==> flow/design.v <==
module cordic_step ( clock, ce, sin_in, cos_in, angle_in, t_angle, atan,
sin_out, cos_out, angle_out, t_angle_out );
parameter integer step = 0;  
parameter integer W = 12;  
input clock, ce;
input signed [W-1:0] sin_in, cos_in, angle_in, t_angle, atan;
output reg signed [W-1:0] sin_out, cos_out, angle_out, t_angle_out;
always @ (posedge clock)
begin
if( ce == 1'b1 )
begin
if(t_angle >= angle_in)
begin
cos_out <= cos_in - (sin_in >>> step);
sin_out <= ((cos_in >>> step) + sin_in);
angle_out <= angle_in + atan;
end
else if (t_angle < angle_in)
begin
cos_out <= cos_in + (sin_in >>> step);
sin_out <= -(cos_in >>> step) + sin_in;
angle_out <= angle_in - atan;
end
t_angle_out <= t_angle;
end  
end
endmodule
module mul_Kn(clock, ce, value_in, value_out, t_angle );
parameter integer W = 12;  
parameter FXP_SHIFT = 10;  
input clock, ce;
input signed[W-1:0] value_in, t_angle;
output reg signed[W-1:0] value_out;
reg signed [2*W-1:0] val, val_0, val_2, val_4, val_5, val_7, val_7_9_d, val_9;  
reg signed [2*W-1:0] val_0_2, val_4_5, val_7_9, val_0_2_4_5, val_0_2_4_5_7_9;  
always @ (posedge clock)
begin
if( ce == 1'b1 )
begin
val = value_in; val_0 <= val; val_2 <= val << 2; val_4 <= val << 4;
val_5 <= val << 5; val_7 <= val << 7; val_9 <= val << 9;
val_0_2 <= val_0 - val_2; val_4_5 <= val_4 - val_5; val_7_9 <= val_7 + val_9;
val_0_2_4_5 <= val_0_2 + val_4_5;
val_7_9_d <= val_7_9;  
val_0_2_4_5_7_9 = val_0_2_4_5 + val_7_9_d;
value_out <= val_0_2_4_5_7_9 >>> FXP_SHIFT;
end
end
endmodule
module cordic_pipeline_rtl( clock, reset, ce, angle_in, sin_out, cos_out, valid_out );
parameter integer W = 12;  
parameter FXP_MUL = 1024;  
parameter PIPE_LATENCY = 15;  
input clock, reset, ce;
input signed [W-1:0] angle_in;  
output signed [W-1:0] sin_out, cos_out;
output valid_out;
wire signed [11:0] atan[0:10];  
assign atan[0] = 12'sd804;
assign atan[1] = 12'sd475;
assign atan[2] = 12'sd251;
assign atan[3] = 12'sd127;
assign atan[4] = 12'sd64;
assign atan[5] = 12'sd32;
assign atan[6] = 12'sd16;
assign atan[7] = 12'sd8;
assign atan[8] = 12'sd4;
assign atan[9] = 12'sd2;
assign atan[10] = 12'sd1;
wire signed [W-1:0] sin_tab [0:11];
wire signed [W-1:0] cos_tab [0:11];
wire signed [W-1:0] t_angle_tab [0:11];  
wire signed [W-1:0] angle_tab [0:11];
reg unsigned [4:0] valid_cnt;  
always@(posedge clock)
begin
if ( reset == 1'b0 )
valid_cnt <= PIPE_LATENCY;  
else
if( ( valid_cnt != 0 ) && ( ce == 1'b1 ) )
valid_cnt <= valid_cnt - 1;  
end
assign valid_out = ( valid_cnt == 0 )? 1'b1 : 1'b0;  
assign cos_tab[0] = 1.0 * FXP_MUL;
assign sin_tab[0] = 0;
assign angle_tab[0] = 0;
assign t_angle_tab[0] = angle_in;
cordic_step #(0) cordic_step_0 ( clock, ce, sin_tab[0], cos_tab[0], angle_tab[0], t_angle_tab[0], atan[0],
sin_tab[1], cos_tab[1], angle_tab[1], t_angle_tab[1] );
cordic_step #(1) cordic_step_1 ( clock, ce, sin_tab[1], cos_tab[1], angle_tab[1], t_angle_tab[1], atan[1],
sin_tab[2], cos_tab[2], angle_tab[2], t_angle_tab[2] );
cordic_step #(2) cordic_step_2 ( clock, ce, sin_tab[2], cos_tab[2], angle_tab[2], t_angle_tab[2], atan[2],
sin_tab[3], cos_tab[3], angle_tab[3], t_angle_tab[3] );
cordic_step #(3) cordic_step_3 ( clock, ce, sin_tab[3], cos_tab[3], angle_tab[3], t_angle_tab[3], atan[3],
sin_tab[4], cos_tab[4], angle_tab[4], t_angle_tab[4] );
cordic_step #(4) cordic_step_4 ( clock, ce, sin_tab[4], cos_tab[4], angle_tab[4], t_angle_tab[4], atan[4],
sin_tab[5], cos_tab[5], angle_tab[5], t_angle_tab[5] );
cordic_step #(5) cordic_step_5 ( clock, ce, sin_tab[5], cos_tab[5], angle_tab[5], t_angle_tab[5], atan[5],
sin_tab[6], cos_tab[6], angle_tab[6], t_angle_tab[6] );
cordic_step #(6) cordic_step_6 ( clock, ce, sin_tab[6], cos_tab[6], angle_tab[6], t_angle_tab[6], atan[6],
sin_tab[7], cos_tab[7], angle_tab[7], t_angle_tab[7] );
cordic_step #(7) cordic_step_7 ( clock, ce, sin_tab[7], cos_tab[7], angle_tab[7], t_angle_tab[7], atan[7],
sin_tab[8], cos_tab[8], angle_tab[8], t_angle_tab[8] );
cordic_step #(8) cordic_step_8 ( clock, ce, sin_tab[8], cos_tab[8], angle_tab[8], t_angle_tab[8], atan[8],
sin_tab[9], cos_tab[9], angle_tab[9], t_angle_tab[9] );
cordic_step #(9) cordic_step_9 ( clock, ce, sin_tab[9], cos_tab[9], angle_tab[9], t_angle_tab[9], atan[9],
sin_tab[10], cos_tab[10], angle_tab[10], t_angle_tab[10] );
cordic_step #(10)cordic_step_10( clock, ce, sin_tab[10], cos_tab[10], angle_tab[10], t_angle_tab[10],
atan[10], sin_tab[11], cos_tab[11], angle_tab[11], t_angle_tab[11] );
mul_Kn mul_Kn_sin ( clock, ce, sin_tab[11], sin_out, t_angle_tab[11] );
mul_Kn mul_Kn_cos ( clock, ce, cos_tab[11], cos_out, t_angle_tab[11] );
endmodule
Appendix: tool output

=== From RTL to reports: cordic_pipeline_rtl ===
Tool output for the design above before and after an edit, in the order of the flow.
Lines under "before" count in the file above, lines under "after" in the edited file.
"change" is "after" less "before", of the values as shown.
Operators carry their Yosys type and port widths (W data, S select, Z words).
Library cell names are shortened.
The mark - stands for no value.

* Top: cordic_pipeline_rtl
* Clock port: clock
* Library: sky130hd
* Timing corner: tt_025C_1v80

=== Diff ===
Unified diff, file above to edited file.
The edit is scripted: it alters the design's behaviour and was not made to optimise anything.

<pre>
@@ -85,5 +85,7 @@
 assign sin_tab[0] = 0;
 assign angle_tab[0] = 0;
-assign t_angle_tab[0] = angle_in;
+reg signed [W-1:0] t_angle_tab_s1;
+always @(posedge clock) t_angle_tab_s1 <= angle_in;
+assign t_angle_tab[0] = t_angle_tab_s1;
 cordic_step #(0) cordic_step_0 ( clock, ce, sin_tab[0], cos_tab[0], angle_tab[0], t_angle_tab[0], atan[0],
 sin_tab[1], cos_tab[1], angle_tab[1], t_angle_tab[1] );
</pre>

=== After elaboration ===
Counts by Yosys on the flattened word-level netlist (proc, flatten, opt, wreduce). Print and check cells are left out.

{| class="wikitable"
|+ Cells by class
! item !! before !! after !! change
|-
| divide/modulo/power cells || 0 || 0 || 0
|-
| equal/unequal tests || 0 || 0 || 0
|-
| multiply operators || 0 || 0 || 0
|-
| bitwise gates (word level) || 0 || 0 || 0
|-
| add/sub/neg operators || 78 || 78 || 0
|-
| reduce/logical cells || 25 || 25 || 0
|-
| shift-type cells || 0 || 0 || 0
|-
| multiplexer cells || 61 || 61 || 0
|-
| order comparisons || 22 || 22 || 0
|}

Unchanged operator kinds not shown: 74.

{| class="wikitable"
|+ Storage and ports
! item !! before !! after !! change
|-
| latch bits || 0 || 0 || 0
|-
| memory bits (writable) || 0 || 0 || 0
|-
| memories || 0 || 0 || 0
|-
| clocked read ports x word width || 0 || 0 || 0
|-
| bits in read-only memories || 0 || 0 || 0
|-
| input port bits || 15 || 15 || 0
|-
| bits in registers || 849 || 861 || +12
|-
| output and inout port bits || 25 || 25 || 0
|-
| cells after elaboration || 252 || 253 || +1
|}

=== Logic depth ===
Yosys ltp: most cells in a row. Word level: on the elaborated netlist, between registers, memories and ports. Mapped: between sequential cells and ports; inverters and the memories' decode and read muxes count.

{| class="wikitable"
|+ Depth
! item !! before !! after !! change
|-
| depth after elaboration || 4 || 4 || 0
|-
| ABC_AREA || 0 || 0 || -
|-
| gate-level depth with buffers || 22 || 22 || 0
|-
| depth with buffers taken out || 21 || 21 || 0
|}

=== Netlist ===
The flow's flattened synthesis, as Yosys stat reports it; memories are mapped. The netlist is that of the ABC_AREA named above (0 if unset); the other value can give another one.

{| class="wikitable"
|+ Synthesis totals
! item !! before !! after !! change
|-
| buffer cells || 37 || 37 || 0
|-
| sequential area (sq um) || 17847.1 || 18087.3 || +240.2
|-
| flip-flops || 596 || 608 || +12
|-
| synthesis area (sq um) || 35373.9 || 35614.2 || +240.3
|-
| cell count || 2975 || 2987 || +12
|}

{| class="wikitable"
|+ Cell types
! cell !! before !! after !! change
|-
| dfxtp_1 || 5 || 17 || +12
|}

Unchanged cell types not shown: 97.
The figures by module come from a second, unflattened synthesis with its own total; it is not the netlist above.

{| class="wikitable"
|+ Second synthesis, totals
! item !! before !! after !! change
|-
| cells (unflattened synthesis) || 4868 || 4880 || +12
|-
| area total of the unflattened synthesis (sq um) || 52026.1 || 52266.4 || +240.3
|}

Each row is one instance without its submodules.

{| class="wikitable"
|+ Modules, before
! module !! area (sq um) !! sequential area (sq um) !! cells !! times used
|-
| mul_Kn || 4993.5 || 2702.6 || 401 || 2
|-
| cordic_step (step=0) || 4200.3 || 1411.4 || 449 || 1
|-
| cordic_step (step=2) || 3911.3 || 1441.4 || 393 || 1
|-
| cordic_step (step=7) || 3857.4 || 1441.4 || 371 || 1
|-
| cordic_step (step=3) || 3844.9 || 1441.4 || 381 || 1
|-
| cordic_step (step=6) || 3834.9 || 1441.4 || 371 || 1
|-
| cordic_step (step=5) || 3833.7 || 1441.4 || 368 || 1
|-
| cordic_step (step=1) || 3813.7 || 1441.4 || 354 || 1
|-
| cordic_step (step=4) || 3756.1 || 1441.4 || 365 || 1
|-
| cordic_step (step=9) || 3654.8 || 1441.4 || 338 || 1
|-
| cordic_step (step=8) || 3602.2 || 1441.4 || 334 || 1
|-
| cordic_step (step=10) || 3442.1 || 1441.4 || 311 || 1
|-
| cordic_pipeline_rtl || 287.8 || 100.1 || 31 || 1
|}

{| class="wikitable"
|+ Modules, after
! module !! area (sq um) !! sequential area (sq um) !! cells !! times used
|-
| mul_Kn || 4993.5 || 2702.6 || 401 || 2
|-
| cordic_step (step=0) || 4200.3 || 1411.4 || 449 || 1
|-
| cordic_step (step=2) || 3911.3 || 1441.4 || 393 || 1
|-
| cordic_step (step=7) || 3857.4 || 1441.4 || 371 || 1
|-
| cordic_step (step=3) || 3844.9 || 1441.4 || 381 || 1
|-
| cordic_step (step=6) || 3834.9 || 1441.4 || 371 || 1
|-
| cordic_step (step=5) || 3833.7 || 1441.4 || 368 || 1
|-
| cordic_step (step=1) || 3813.7 || 1441.4 || 354 || 1
|-
| cordic_step (step=4) || 3756.1 || 1441.4 || 365 || 1
|-
| cordic_step (step=9) || 3654.8 || 1441.4 || 338 || 1
|-
| cordic_step (step=8) || 3602.2 || 1441.4 || 334 || 1
|-
| cordic_step (step=10) || 3442.1 || 1441.4 || 311 || 1
|-
| cordic_pipeline_rtl || 528.0 || 340.3 || 43 || 1
|}

=== Timing after synthesis ===
Source: OpenSTA report_checks on the synthesized netlist (no wires, ideal clock, input and output delay 20% of the period each), path of least setup slack; recovery checks are left aside. Register names are those of the netlist, which keeps one name where synthesis merged equal registers.

{| class="wikitable"
|+ Timing post-synthesis
! item !! before !! after !! change
|-
| path kind || register to register || register to register || -
|-
| start point || register cordic_step_6.angle_out[7] || register cordic_step_6.angle_out[7] || -
|-
| end point || register cordic_step_7.sin_out[11] || register cordic_step_7.sin_out[11] || -
|-
| library setup time (ns) || 0.258 || 0.258 || 0.000
|-
| time at the first pin (ns) || 0.000 || 0.000 || 0.000
|-
| arrival (ns) || 4.021 || 4.021 || 0.000
|-
| clock period (ns) || 4.5 || 4.5 || 0.0
|-
| buffers on the path || 1 || 1 || 0
|-
| stages || 20 || 20 || 0
|-
| path delay (ns) || 4.279 || 4.279 || 0.000
|-
| setup slack (ns) || 0.222 || 0.222 || 0.000
|-
| required time (ns) || 4.242 || 4.242 || 0.000
|-
| synthesis period reached (ns) || 4.278 || 4.278 || 0.000
|}

"path delay" = arrival - input delay + setup time.
"stages" counts driving pins, that of a launching flip-flop among them; a cell with two outputs on the path counts twice.
"synthesis period reached" is the clock period less the worst setup slack; recovery checks do not enter. This is arithmetic on one report: input and output delays are still those of the set period (20% each).
The rows between start and end are the longest chain of elaborated cells between them; the timing report does not say that the signal goes this way. Where chains are equally long, one stands for them.
Each line given opens the expression or statement behind the cell; cells for indexed reads and writes are added by Yosys, which also makes memories of some case tables.
before: The path ends at the data pin of a flip-flop with enable; ways to the enable are not counted.

On the way, post-synthesis, before:
* Cell sequence: edfxtp_1 -> inv_1 -> ha_1 -> a21o_1 -> a21o_1 -> a2111oi_0 -> o21ai_1 -> nand2_1 -> buf_1 -> o21ai_0 -> ha_1 -> a21o_1 -> a21oi_1 -> o21bai_1 -> a21oi_1 -> nor2b_1 -> o2111ai_1 -> nand3_1 -> o41a_1 -> xnor2_1
* Length of the longest elaborated chain: 3
* Elaborated cells on any way between the ends: 4
* Source lines of those cells: 2
* Classes of those cells: compare (2); mux (2)

{| class="wikitable"
|+ Ends and longest elaborated chain, post-synthesis, before
! item !! RTL line !! source
|-
| from (decl) || 7 || <nowiki>output reg signed [W-1:0] sin_out, cos_out, angle_out, t_angle_out;</nowiki>
|-
| from (assign) || 16 || <nowiki>angle_out <= angle_in + atan;</nowiki>
|-
| from (assign) || 22 || <nowiki>angle_out <= angle_in - atan;</nowiki>
|-
| $lt A12 B12 Y1 || 18 || <nowiki>else if (t_angle < angle_in)</nowiki>
|-
| $mux W12 || 18 ||
|-
| $mux W12 || 12 || <nowiki>if(t_angle >= angle_in)</nowiki>
|-
| to (assign) || 15 || <nowiki>sin_out <= ((cos_in >>> step) + sin_in);</nowiki>
|-
| to (assign) || 21 || <nowiki>sin_out <= -(cos_in >>> step) + sin_in;</nowiki>
|-
| to (decl) || 7 ||
|}

after: The path ends at the data pin of a flip-flop with enable; ways to the enable are not counted.

On the way, post-synthesis, after:
* Cell sequence: edfxtp_1 -> inv_1 -> ha_1 -> a21o_1 -> a21o_1 -> a2111oi_0 -> o21ai_1 -> nand2_1 -> buf_1 -> o21ai_0 -> ha_1 -> a21o_1 -> a21oi_1 -> o21bai_1 -> a21oi_1 -> nor2b_1 -> o2111ai_1 -> nand3_1 -> o41a_1 -> xnor2_1
* Length of the longest elaborated chain: 3
* Elaborated cells on any way between the ends: 4
* Source lines of those cells: 2
* Classes of those cells: compare (2); mux (2)

{| class="wikitable"
|+ Ends and longest elaborated chain, post-synthesis, after
! item !! RTL line !! source
|-
| from (decl) || 7 || <nowiki>output reg signed [W-1:0] sin_out, cos_out, angle_out, t_angle_out;</nowiki>
|-
| from (assign) || 16 || <nowiki>angle_out <= angle_in + atan;</nowiki>
|-
| from (assign) || 22 || <nowiki>angle_out <= angle_in - atan;</nowiki>
|-
| $lt A12 B12 Y1 || 18 || <nowiki>else if (t_angle < angle_in)</nowiki>
|-
| $mux W12 || 18 ||
|-
| $mux W12 || 12 || <nowiki>if(t_angle >= angle_in)</nowiki>
|-
| to (assign) || 15 || <nowiki>sin_out <= ((cos_in >>> step) + sin_in);</nowiki>
|-
| to (assign) || 21 || <nowiki>sin_out <= -(cos_in >>> step) + sin_in;</nowiki>
|-
| to (decl) || 7 ||
|}

=== Timing after layout ===
From the final timing report of the runs of pair 1: the path of least setup slack in the routed layout; clock arrival at registers is part of the times.

{| class="wikitable"
|+ Timing post-layout
! item !! before !! after !! change
|-
| path kind || register to register || register to register || -
|-
| start point || register cordic_step_4.t_angle_out[1] || register cordic_step_6.t_angle_out[7] || -
|-
| end point || register cordic_step_5.cos_out[11] || register cordic_step_7.sin_out[11] || -
|-
| stages || 21 || 20 || -1
|-
| arrival (ns) || 4.41 || 4.41 || 0.00
|-
| time at the first pin (ns) || 0.63 || 0.62 || -0.01
|-
| library setup time (ns) || 0.25 || 0.25 || 0.00
|-
| setup slack (ns) || 0.21 || 0.19 || -0.02
|-
| clock period (ns) || 4.26 || 4.26 || 0.00
|-
| buffers on the path || 2 || 1 || -1
|-
| required time (ns) || 4.63 || 4.59 || -0.04
|}

The rows between start and end are the longest chain of elaborated cells between them; the timing report does not say that the signal goes this way. Where chains are equally long, one stands for them.
before: The path ends at the data pin of a flip-flop with enable; ways to the enable are not counted.

On the way, post-layout, before:
* Cell sequence: edfxtp_1 -> ha_1 -> a21o_1 -> a21o_1 -> a21oi_1 -> o21ai_0 -> buf_4 -> nand3_1 -> a41oi_2 -> buf_6 -> mux2_2 -> ha_1 -> o21a_1 -> o21a_1 -> o21ai_1 -> nand2b_1 -> nand3_1 -> a31oi_1 -> a21o_1 -> a21oi_2 -> xnor2_1
* Length of the longest elaborated chain: 3
* Elaborated cells on any way between the ends: 4
* Source lines of those cells: 2
* Classes of those cells: compare (2); mux (2)

{| class="wikitable"
|+ Ends and longest elaborated chain, post-layout, before
! item !! RTL line !! source
|-
| from (decl) || 7 || <nowiki>output reg signed [W-1:0] sin_out, cos_out, angle_out, t_angle_out;</nowiki>
|-
| from (assign) || 24 || <nowiki>t_angle_out <= t_angle;</nowiki>
|-
| $lt A12 B12 Y1 || 18 || <nowiki>else if (t_angle < angle_in)</nowiki>
|-
| $mux W12 || 18 ||
|-
| $mux W12 || 12 || <nowiki>if(t_angle >= angle_in)</nowiki>
|-
| to (assign) || 14 || <nowiki>cos_out <= cos_in - (sin_in >>> step);</nowiki>
|-
| to (assign) || 20 || <nowiki>cos_out <= cos_in + (sin_in >>> step);</nowiki>
|-
| to (decl) || 7 ||
|}

after: The path ends at the data pin of a flip-flop with enable; ways to the enable are not counted.

On the way, post-layout, after:
* Cell sequence: edfxtp_1 -> ha_1 -> a21o_1 -> a21o_1 -> a2111oi_4 -> o21ai_2 -> nand2_1 -> buf_4 -> inv_2 -> nor2_1 -> xor2_1 -> ha_1 -> a21oi_2 -> o21bai_1 -> a21oi_1 -> nor2b_1 -> o2111ai_1 -> nand3_1 -> o41a_1 -> xnor2_1
* Length of the longest elaborated chain: 3
* Elaborated cells on any way between the ends: 4
* Source lines of those cells: 2
* Classes of those cells: compare (2); mux (2)

{| class="wikitable"
|+ Ends and longest elaborated chain, post-layout, after
! item !! RTL line !! source
|-
| from (decl) || 7 || <nowiki>output reg signed [W-1:0] sin_out, cos_out, angle_out, t_angle_out;</nowiki>
|-
| from (assign) || 24 || <nowiki>t_angle_out <= t_angle;</nowiki>
|-
| $lt A12 B12 Y1 || 18 || <nowiki>else if (t_angle < angle_in)</nowiki>
|-
| $mux W12 || 18 ||
|-
| $mux W12 || 12 || <nowiki>if(t_angle >= angle_in)</nowiki>
|-
| to (assign) || 15 || <nowiki>sin_out <= ((cos_in >>> step) + sin_in);</nowiki>
|-
| to (assign) || 21 || <nowiki>sin_out <= -(cos_in >>> step) + sin_in;</nowiki>
|-
| to (decl) || 7 ||
|}

=== Flow runs ===
Runs of the flow (Yosys, OpenROAD) on both versions; the two runs of a pair have the same settings. The constraints put input and output delay at 20% of the set period each and load the outputs with 0.01 pF.

Settings, pair 1:
* CORE_UTILIZATION: 40
* period_ns: 4.26
* CAP_MARGIN: 20
* CORE_MARGIN: 2
* SLEW_MARGIN: 20

{| class="wikitable"
|+ Measured results, pair 1
! item !! before !! after !! change
|-
| mapped cell area after synthesis (sq um) || 35373.9 || 35614.2 || +240.3
|-
| final worst hold slack (ns) || 0.410 || 0.401 || -0.009
|-
| worst slack on setup checks (ns) || 0.213 || 0.186 || -0.027
|-
| utilization after routing (%) || 46.3 || 46.4 || +0.1
|-
| die size (sq um) || 90829.9 || 91436.7 || +606.8
|-
| final setup TNS (ns) || 0.000 || 0.000 || 0.000
|-
| period achieved (ns) || 4.047 || 4.074 || +0.027
|}

Settings, pair 2:
* CAP_MARGIN: 20
* CELL_PAD_IN_SITES_GLOBAL_PLACEMENT: 1
* CORE_UTILIZATION: 44
* GPL_ROUTABILITY_DRIVEN: 1
* GPL_TIMING_DRIVEN: 0
* HOLD_SLACK_MARGIN: 0.09
* MIN_ROUTING_LAYER: met2
* PLACE_DENSITY_LB_ADDON: 0.14
* SLEW_MARGIN: 30
* period_ns: 4.91
* CORE_MARGIN: 2

{| class="wikitable"
|+ Measured results, pair 2
! item !! before !! after !! change
|-
| mapped cell area after synthesis (sq um) || 35373.9 || 35614.2 || +240.3
|-
| final worst hold slack (ns) || 0.392 || 0.401 || +0.009
|-
| worst slack on setup checks (ns) || 0.244 || 0.296 || +0.052
|-
| utilization after routing (%) || 50.1 || 50.0 || -0.1
|-
| die size (sq um) || 82679.3 || 83232.2 || +552.9
|-
| final setup TNS (ns) || 0.000 || 0.000 || 0.000
|-
| period achieved (ns) || 4.666 || 4.614 || -0.052
|}

"period achieved" is the run's clock period less its worst setup slack. It is reckoned from that one timing run; input and output delays stay at 20% of the period that was set.
